==> flow/design.v <==
module alu (
  input [32-1:0] a, b, 
  input [6-1:0] s,
  output [32-1:0] y,
  output zero );
  assign y = s==6'b100000 ? a+b:
  			 s==6'b100010 ? a-b:
             s==6'b100100 ? a & b:
             s==6'b100101 ? a | b:
             s==6'b100110 ? a ^ b:
             s==6'b100111 ? ~ (a | b):
  			 s==6'b100001 ? a+b:
			 b;
  assign zero = (y == 32'b0);
endmodule
module rfile (
 input clk,
 input [5-1:0] a1, a2, a3,
 output [32-1:0] rd1, rd2,
 input [32-1:0] wd3,
 input we3);
	reg [32-1:0] rf[0:32-1];
	assign rd1 = |a1 == 0 ? 0: rf[a1];
	assign rd2 = |a2 == 0 ? 0: rf[a2];
	always @(posedge clk) 
		if(we3) rf[a3] <= wd3;
endmodule
module mipse(
input clk, rst_n,
input [32-1:0] instr,
input [32-1:0] readdata,
output reg [32-1:0] pc, 
output [32-1:0] aluresult,
output [32-1:0] writedata,
output memwrite);
wire [32-1:0] srca, srcb, result;
wire [6-1:0] opcode;
wire [5-1:0] shamt;
wire [6-1:0] func;
wire [5-1:0] rs, rd, rt, writereg;
wire [6-1:0] com;
wire [32-1:0] signimm;
wire [32-1:0] unsignimm;
wire [32-1:0] pcplus4;
wire regwrite;
wire sw_op, beq_op, bne_op, addi_op, lw_op, j_op, jal_op, jr_op, alu_op;
wire ori_op, lui_op;
wire slt_op, slti_op, sltiu_op;
wire zero;
wire addiu_op, sltu_op, bltz_op, bgez_op, blez_op, sll_op, movz_op, movz_en;
assign {opcode, rs, rt, rd, shamt, func} = instr;
assign signimm = {{16{instr[15]}},instr[15:0]};
assign unsignimm = {16'b0,instr[15:0]};
assign sw_op = (opcode == 6'b101011);
assign lw_op = (opcode == 6'b100011);
assign alu_op = (opcode == 6'b000000) & (func[5:3] == 3'b100);
assign addi_op = (opcode == 6'b001000);
assign addiu_op = (opcode == 6'b001001);
assign slti_op = (opcode == 6'b001010);
assign sltiu_op = (opcode == 6'b001011);
assign ori_op = (opcode == 6'b001101);
assign lui_op = (opcode == 6'b001111);
assign beq_op = (opcode == 6'b000100);
assign bne_op = (opcode == 6'b000101);
assign j_op = (opcode == 6'b000010);
assign jal_op = (opcode == 6'b000011);
assign jr_op = (opcode == 6'b000000) & (func == 6'b001000);
assign slt_op = (opcode == 6'b000000) & (func == 6'b101010);
assign sltu_op = (opcode == 6'b000000) & (func == 6'b101001);
assign memwrite = sw_op;
assign bltz_op = (opcode == 6'b000001) & (rt == 5'b00000);
assign bgez_op = (opcode == 6'b000001) & (rt == 5'b00001);
assign blez_op = (opcode == 6'b000110);
assign sll_op = (opcode == 6'b000000) & (func == 6'b000000);
assign movz_op = (opcode == 6'b000000) & (func == 6'b010000);
assign srcb = (addi_op | lw_op | sw_op | slti_op) ? signimm : 
				lui_op ? {instr[15:0], 16'b0}:
				(ori_op | addiu_op | sltiu_op) ? unsignimm : 
								writedata;
assign com = (addi_op | addiu_op | lw_op | sw_op) ? 6'b100000: 
			ori_op ? 6'b100101:
			lui_op ? 6'b000001:
			(beq_op | bne_op | slt_op | sltu_op | slti_op | sltiu_op ) ? 6'b100010: func;
assign movz_en = movz_op & (writedata == 0);
assign result = slt_op | sltu_op | slti_op | sltiu_op ? {31'b0,aluresult[31]} :
		movz_en ?  srca:
		sll_op ? (writedata << shamt) :
		jal_op ? pcplus4:
		lw_op  ? readdata :
		aluresult;
assign regwrite = lw_op | alu_op | addi_op | addiu_op | jal_op | slt_op | sltu_op | slti_op | sltiu_op | sll_op | movz_en | ori_op | lui_op;
assign writereg = jal_op ? 5'b11111: alu_op | slt_op | sltu_op | sll_op | movz_en ? rd : rt;
alu alu_1(.a(srca), .b(srcb), .s(com), .y(aluresult), .zero(zero));
rfile rfile_1(.clk(clk), .rd1(srca), .a1(rs), .rd2(writedata), .a2(rt), 
	.wd3(result), .a3(writereg), .we3(regwrite));
assign pcplus4 = pc+4;
always @(posedge clk or negedge rst_n) 
begin 
   if(!rst_n) pc <= 0;
   else if (j_op | jal_op) 
   	 pc	<= {pc[31:28],instr[25:0],2'b0};
   else if (jr_op) 
   	 pc	<= srca;
   else if ((beq_op & zero) | (bne_op & !zero))
     pc <= pcplus4 +{signimm[29:0],2'b0} ;
	else if ((bltz_op & (srca < 0)) | (blez_op & (srca <= 0)) | (bgez_op & (srca > 0)))
     pc <= pcplus4 +{signimm[29:0],2'b0} ;
   else 
     pc <= pcplus4;
end
endmodule
## Tool chain data of mipse

The steps from the RTL of mipse to its reports follow in flow order.
Line numbers count from 1 in the design file above.
Operators carry their Yosys type and port widths (W data, S select, Z words).
Not given: --

- Top module: mipse
- Clock: clk
- Standard-cell library: sky130hd
- Library corner: tt_025C_1v80

## Word-level counts

Counts by Yosys on the flattened word-level netlist (proc, flatten, opt, wreduce; memories kept). Register bits leave out memories and registers merged into their read ports (data or address); mux counts leave out enables and synchronous resets folded into registers. Print and check cells are left out. Cells with the same type and inputs are merged into one.
Memory sizes are those after Yosys's memory passes, which may raise the word count (mostly to a power of two), join words into wider ones and drop unused or constant bits.

- Register bits: 32
- Memory bits (writable): 1024
- Input port bits: 66
- Elaborated cells: 132
- Memories kept: 1
- Output and inout port bits: 97

- Shifts and indexed selects: 1
- Multiplexer cells: 30
- $add $sub $neg: 4
- $lt $le $gt $ge: 3
- Eq/ne operators: 27
- Reduce/logical cells: 10
- Bitwise gates (word level): 54

Memories:

| name | depth | bits a word | rd ports | write ports | line | RTL |
|---|---|---|---|---|---|---|
| rfile_1.rf | 32 | 32 | 2 | 1 | 22 | `reg [32-1:0] rf[0:32-1];` |

Operators with widths:

| cell | number |
|---|---|
| $mux W32 | 21 |
| $logic_not A32 Y1 | 4 |
| $eq A6 B6 Y1 const B | 11 |
| $add A32 B32 Y32 | 2 |
| $eq A6 B4 Y1 const B | 7 |
| $or A1 B1 Y1 | 36 |
| $gt A32 B1 Y1 const B | 1 |
| $le A32 B1 Y1 const B | 1 |
| $lt A32 B1 Y1 const B | 1 |
| $add A32 B3 Y32 const B | 1 |
| $sub A32 B32 Y32 | 1 |
| $and A32 B32 Y32 | 1 |
| $or A32 B32 Y32 | 1 |
| $xor A32 B32 Y32 | 1 |
| $shl A32 B5 Y32 | 1 |
| $not A32 Y32 | 1 |
| $mux W28 | 1 |
| $mux W6 | 4 |
| $eq A6 B3 Y1 const B | 3 |
| $mux W5 | 3 |
| $and A1 B1 Y1 | 14 |
| $eq A6 B2 Y1 const B | 2 |
| $logic_not A6 Y1 | 2 |
| $reduce_or A5 Y1 | 2 |
| $eq A6 B1 Y1 const B | 1 |
| $eq A6 B5 Y1 const B | 1 |
| $eq A5 B1 Y1 const B | 1 |
| $logic_not A5 Y1 | 1 |

Not listed: further kinds 3, cells in them 3.

## Depth

Longest topological path by Yosys (ltp), each cell counted once; first at word level (registers and memories cut), then after technology mapping (sequential cells cut; the memories' decode and read muxes count).

- Word-level depth: 25
- ABC_AREA: 0
- Mapped depth: 36
- Gate-level depth less buffers: 26

## Synthesis result

Source: synth_stat.txt of the flow (Yosys; design flattened, memories mapped). It holds for the ABC_AREA given above (unset counts as 0); a run with the other value may have another netlist.
Totals and module areas in this step are rounded.

- Cell area after synthesis: 61200 um2
- Flip-flop cells: 1056
- Standard cells after synthesis: 4546
- Buffer cells: 308
- Sequential area: 31600 um2

Cell types:

| cell type | number | total area (um2) |
|---|---|---|
| sky130_fd_sc_hd__edfxtp_1 | 1024 | 3.07E+04 |
| sky130_fd_sc_hd__mux4_2 | 431 | 9706.81 |
| sky130_fd_sc_hd__mux2i_1 | 334 | 3.34E+03 |
| sky130_fd_sc_hd__nor2_1 | 299 | 1.12E+03 |
| sky130_fd_sc_hd__a21oi_1 | 217 | 1.09E+03 |
| sky130_fd_sc_hd__ha_1 | 87 | 1.09E+03 |
| sky130_fd_sc_hd__nand2_1 | 290 | 1.09E+03 |
| sky130_fd_sc_hd__a22oi_1 | 137 | 1.03E+03 |
| sky130_fd_sc_hd__dfrtp_1 | 32 | 800.768 |
| sky130_fd_sc_hd__o21ai_0 | 158 | 790.758 |
| sky130_fd_sc_hd__xnor2_1 | 76 | 665.638 |
| sky130_fd_sc_hd__clkbuf_1 | 167 | 626.851 |
| sky130_fd_sc_hd__nand3_1 | 112 | 560.538 |
| sky130_fd_sc_hd__o211ai_1 | 63 | 472.954 |
| sky130_fd_sc_hd__inv_1 | 123 | 461.693 |
| sky130_fd_sc_hd__mux2_2 | 34 | 382.867 |
| sky130_fd_sc_hd__a211oi_1 | 49 | 367.853 |
| sky130_fd_sc_hd__buf_6 | 31 | 349.085 |

Other cell types: 94; their cells: 882.
By module: a second synthesis without flattening, with its own total; a netlist apart from the flattened one above.

- Cell total of the unflattened synthesis: 4497
- Area (unflattened synthesis): 61300 um2

Rows give one instance, submodules left out.

Modules:

| module | area (um2) | cells | seq. area (um2) | times used |
|---|---|---|---|---|
| rfile | 47000 | 2400 | 30700 | 1 |
| mipse | 7460 | 1000 | 801 | 1 |
| alu | 6850 | 1097 | 0.0 | 1 |

## Worst setup path after synthesis

Source: OpenSTA report_checks on the synthesized netlist (no wires, ideal clock, input and output delay 20% of the period each), path of least setup slack; recovery checks are left aside. Register names are those of the netlist, which keeps one name where synthesis merged equal registers.

- Path type: input to output
- From: in instr[21]
- To: out aluresult[27]
- Setup slack: -0.410 ns
- Path delay: 6.410 ns
- Period: 10.0 ns
- Path buffers: 11
- Input delay: 2.000 ns
- Arrival time: 8.410 ns
- Launch time at the first pin: 2.000 ns
- Data required time: 8.000 ns
- Driving pins on the path: 28
- External output delay: 2.000 ns
- Period reached after synthesis: 10.41 ns

"path delay" is the arrival time less input delay plus setup time.
At an output port there is no setup time.
"driving pins on the path" counts driving pins, that of a launching flip-flop among them; a cell with two outputs on the path counts twice.
"period reached after synthesis" = period - worst setup slack (recovery checks aside). The figure is calculated, with input and output delays left at 20% of the set period.
Between the ends stands the longest chain of elaborated cells between them, by number of cells; it is not shown to be the way that was timed. Of several equally long chains one is given.
Each line given opens the expression or statement behind the cell; cells for indexed reads and writes are added by Yosys, which also makes memories of some case tables.

- Cell sequence: sky130_fd_sc_hd__buf_6 > sky130_fd_sc_hd__buf_8 > sky130_fd_sc_hd__buf_6 > sky130_fd_sc_hd__buf_6 > sky130_fd_sc_hd__buf_6 > sky130_fd_sc_hd__buf_4 > sky130_fd_sc_hd__buf_6 > sky130_fd_sc_hd__buf_4 > sky130_fd_sc_hd__buf_2 > sky130_fd_sc_hd__buf_1 > sky130_fd_sc_hd__mux4_2 > sky130_fd_sc_hd__mux4_2 > sky130_fd_sc_hd__mux2_2 > sky130_fd_sc_hd__nand2_1 > sky130_fd_sc_hd__inv_1 > sky130_fd_sc_hd__ha_1 > sky130_fd_sc_hd__clkbuf_1 > sky130_fd_sc_hd__nor2_1 > sky130_fd_sc_hd__a21boi_0 > sky130_fd_sc_hd__o221ai_1 > sky130_fd_sc_hd__o21ai_0 > sky130_fd_sc_hd__o21ai_0 > sky130_fd_sc_hd__a31oi_1 > sky130_fd_sc_hd__o21ai_1 > sky130_fd_sc_hd__a311o_1 > sky130_fd_sc_hd__a21o_1 > sky130_fd_sc_hd__xnor2_1 > sky130_fd_sc_hd__a211oi_1
- Cells in the longest elaborated chain: 11
- Elaborated cells on any way between the ends: 17
- Classes of those cells: add/sub (2); mux (8); logic (4); reduce/logical (2); memory (1)

RTL lines, path post-synthesis:

| what | line | RTL |
|---|---|---|
| from (decl) | 30 | `input [32-1:0] instr,` |
| $reduce_or A5 Y1 | 23 | `assign rd1 = \|a1 == 0 ? 0: rf[a1];` |
| $logic_not A32 Y1 | 23 |  |
| $mux W32 | 23 |  |
| $add A32 B32 Y32 | 12 | `s==6'b100001 ? a+b:` |
| $mux W32 | 12 |  |
| $mux W32 | 11 | `s==6'b100111 ? ~ (a \| b):` |
| $mux W32 | 10 | `s==6'b100110 ? a ^ b:` |
| $mux W32 | 9 | `s==6'b100101 ? a \| b:` |
| $mux W32 | 8 | `s==6'b100100 ? a & b:` |
| $mux W32 | 7 | `s==6'b100010 ? a-b:` |
| $mux W32 | 6 | `assign y = s==6'b100000 ? a+b:` |
| to (decl) | 33 | `output [32-1:0] aluresult,` |

## Timing after layout

Path of least setup slack in the final report of run 1 (OpenROAD, finished layout, wires in). Where an end is a register, its clock arrival counts in the times.

- Path type: input to output
- From: in instr[28]
- To: out aluresult[18]
- Data required time: 9.84 ns
- Setup slack: 0.40 ns
- Driving pins on the path: 19
- Input delay: 2.46 ns
- Launch time at the first pin: 2.46 ns
- Path buffers: 2
- External output delay: 2.46 ns
- Arrival time: 9.44 ns
- Period: 12.3 ns

Between the ends stands the longest chain of elaborated cells between them, by number of cells; it is not shown to be the way that was timed. Of several equally long chains one is given.

- Cell sequence: sky130_fd_sc_hd__clkdlybuf4s50_1 > sky130_fd_sc_hd__and4b_1 > sky130_fd_sc_hd__o21ai_0 > sky130_fd_sc_hd__a21boi_0 > sky130_fd_sc_hd__a21oi_1 > sky130_fd_sc_hd__ha_1 > sky130_fd_sc_hd__ha_1 > sky130_fd_sc_hd__and2_1 > sky130_fd_sc_hd__a41o_1 > sky130_fd_sc_hd__a31oi_1 > sky130_fd_sc_hd__a21oi_1 > sky130_fd_sc_hd__a211oi_1 > sky130_fd_sc_hd__o21a_1 > sky130_fd_sc_hd__a21oi_1 > sky130_fd_sc_hd__xor2_1 > sky130_fd_sc_hd__o221a_2 > sky130_fd_sc_hd__o211ai_1 > sky130_fd_sc_hd__a31oi_1 > sky130_fd_sc_hd__clkdlybuf4s50_1
- Cells in the longest elaborated chain: 18
- Elaborated cells on any way between the ends: 53
- Classes of those cells: add/sub (2); eq/ne (17); mux (14); logic (19); reduce/logical (1)

RTL lines, path after layout:

| what | line | RTL |
|---|---|---|
| from (decl) | 30 | `input [32-1:0] instr,` |
| $eq A6 B3 Y1 | 63 | `assign beq_op = (opcode == 6'b000100);` |
| $or A1 B1 Y1 (5 in a row) | 83 | `(beq_op \| bne_op \| slt_op \| sltu_op \| slti_op \| sltiu_op ) ? 6'b100010: func;` |
| $mux W6 | 83 |  |
| $mux W6 | 82 | `lui_op ? 6'b000001:` |
| $mux W6 | 81 | `ori_op ? 6'b100101:` |
| $mux W6 | 80 | `assign com = (addi_op \| addiu_op \| lw_op \| sw_op) ? 6'b100000:` |
| $eq A6 B6 Y1 | 12 | `s==6'b100001 ? a+b:` |
| $mux W32 | 12 |  |
| $mux W32 | 11 | `s==6'b100111 ? ~ (a \| b):` |
| $mux W32 | 10 | `s==6'b100110 ? a ^ b:` |
| $mux W32 | 9 | `s==6'b100101 ? a \| b:` |
| $mux W32 | 8 | `s==6'b100100 ? a & b:` |
| $mux W32 | 7 | `s==6'b100010 ? a-b:` |
| $mux W32 | 6 | `assign y = s==6'b100000 ? a+b:` |
| to (decl) | 33 | `output [32-1:0] aluresult,` |

Module mipse, platform sky130hd: 6 stored runs of the flow (Yosys, OpenROAD) with differing settings, in no particular order. Input and output delays are each 20% of the period that was set; the output load is 0.01 pF.
"achieved period": clock period set for the run, less the worst setup slack. It is reckoned from that one timing run; input and output delays stay at 20% of the period that was set.
"time used up by the worst setup path": the worst setup path's part of the clock period (all of it between registers, 20% less for each end at a port) less its slack. A launch clock that arrives late makes it longer, a capture clock that arrives late makes it shorter.
The results are shown rounded.
A setting shown as . is not set for that run.

| setting or result | run 1 | run 2 | run 3 | run 4 | run 5 | run 6 |
|---|---|---|---|---|---|---|
| CAP_MARGIN | 40 | 20 | 40 | 5 | 40 | 40 |
| CORE_ASPECT_RATIO | 0.76 | 1.94 | . | 0.62 | . | . |
| CORE_UTILIZATION | 40 | 37 | 30 | 41 | 30 | 40 |
| GPL_ROUTABILITY_DRIVEN | 1 | 1 | . | 1 | . | . |
| MAX_ROUTING_LAYER | met5 | met5 | met4 | . | . | . |
| PLACE_DENSITY_LB_ADDON | 0.19 | 0.23 | . | 0.03 | . | . |
| SETUP_SLACK_MARGIN | -0.36 | . | . | 3.47 | . | . |
| SLEW_MARGIN | 25 | 20 | 15 | 15 | 5 | 40 |
| TNS_END_PERCENT | 50 | . | . | 5 | . | . |
| period_ns | 12.3 | 7.41 | 12.6 | 11.6 | 10.0 | 10.0 |
| CORE_MARGIN | 2 | 2 | 2 | 2 | 2 | 2 |
| ABC_AREA | . | 1 | 0 | 0 | 1 | . |
| CELL_PAD_IN_SITES_GLOBAL_PLACEMENT | . | 2 | . | . | . | . |
| CTS_CLUSTER_DIAMETER | . | 328 | 44 | 360 | . | . |
| CTS_CLUSTER_SIZE | . | . | 42 | . | . | . |
| CELL_PAD_IN_SITES_DETAIL_PLACEMENT | . | . | . | 1 | . | . |
| GPL_TIMING_DRIVEN | . | . | . | 0 | . | . |
| area of the synthesized netlist (um2) | 61200 | 67000 | 61200 | 61200 | 67000 | 61200 |
| utilization after routing (%) | 46.6 | 48.8 | 35.6 | 52.4 | 34.9 | 48.7 |
| standard-cell area after routing (um2) | 71000 | 87800 | 72100 | 77500 | 77600 | 74000 |
| setup total negative slack (ns) | 0.000 | -0.028 | 0.000 | 0.000 | 0.000 | 0.000 |
| time used up by the worst setup path (ns) | 6.98 | 4.47 | 6.86 | 6.45 | 5.90 | 5.86 |
| worst path kind | input to output | input to output | input to output | input to output | input to output | input to output |
| achieved period (ns) | 11.899 | 7.438 | 11.902 | 11.086 | 9.898 | 9.855 |
| smallest setup slack (ns) | 0.401 | -0.028 | 0.698 | 0.514 | 0.102 | 0.145 |
| die footprint (um2) | 156000 | 185000 | 208000 | 152000 | 227000 | 156000 |
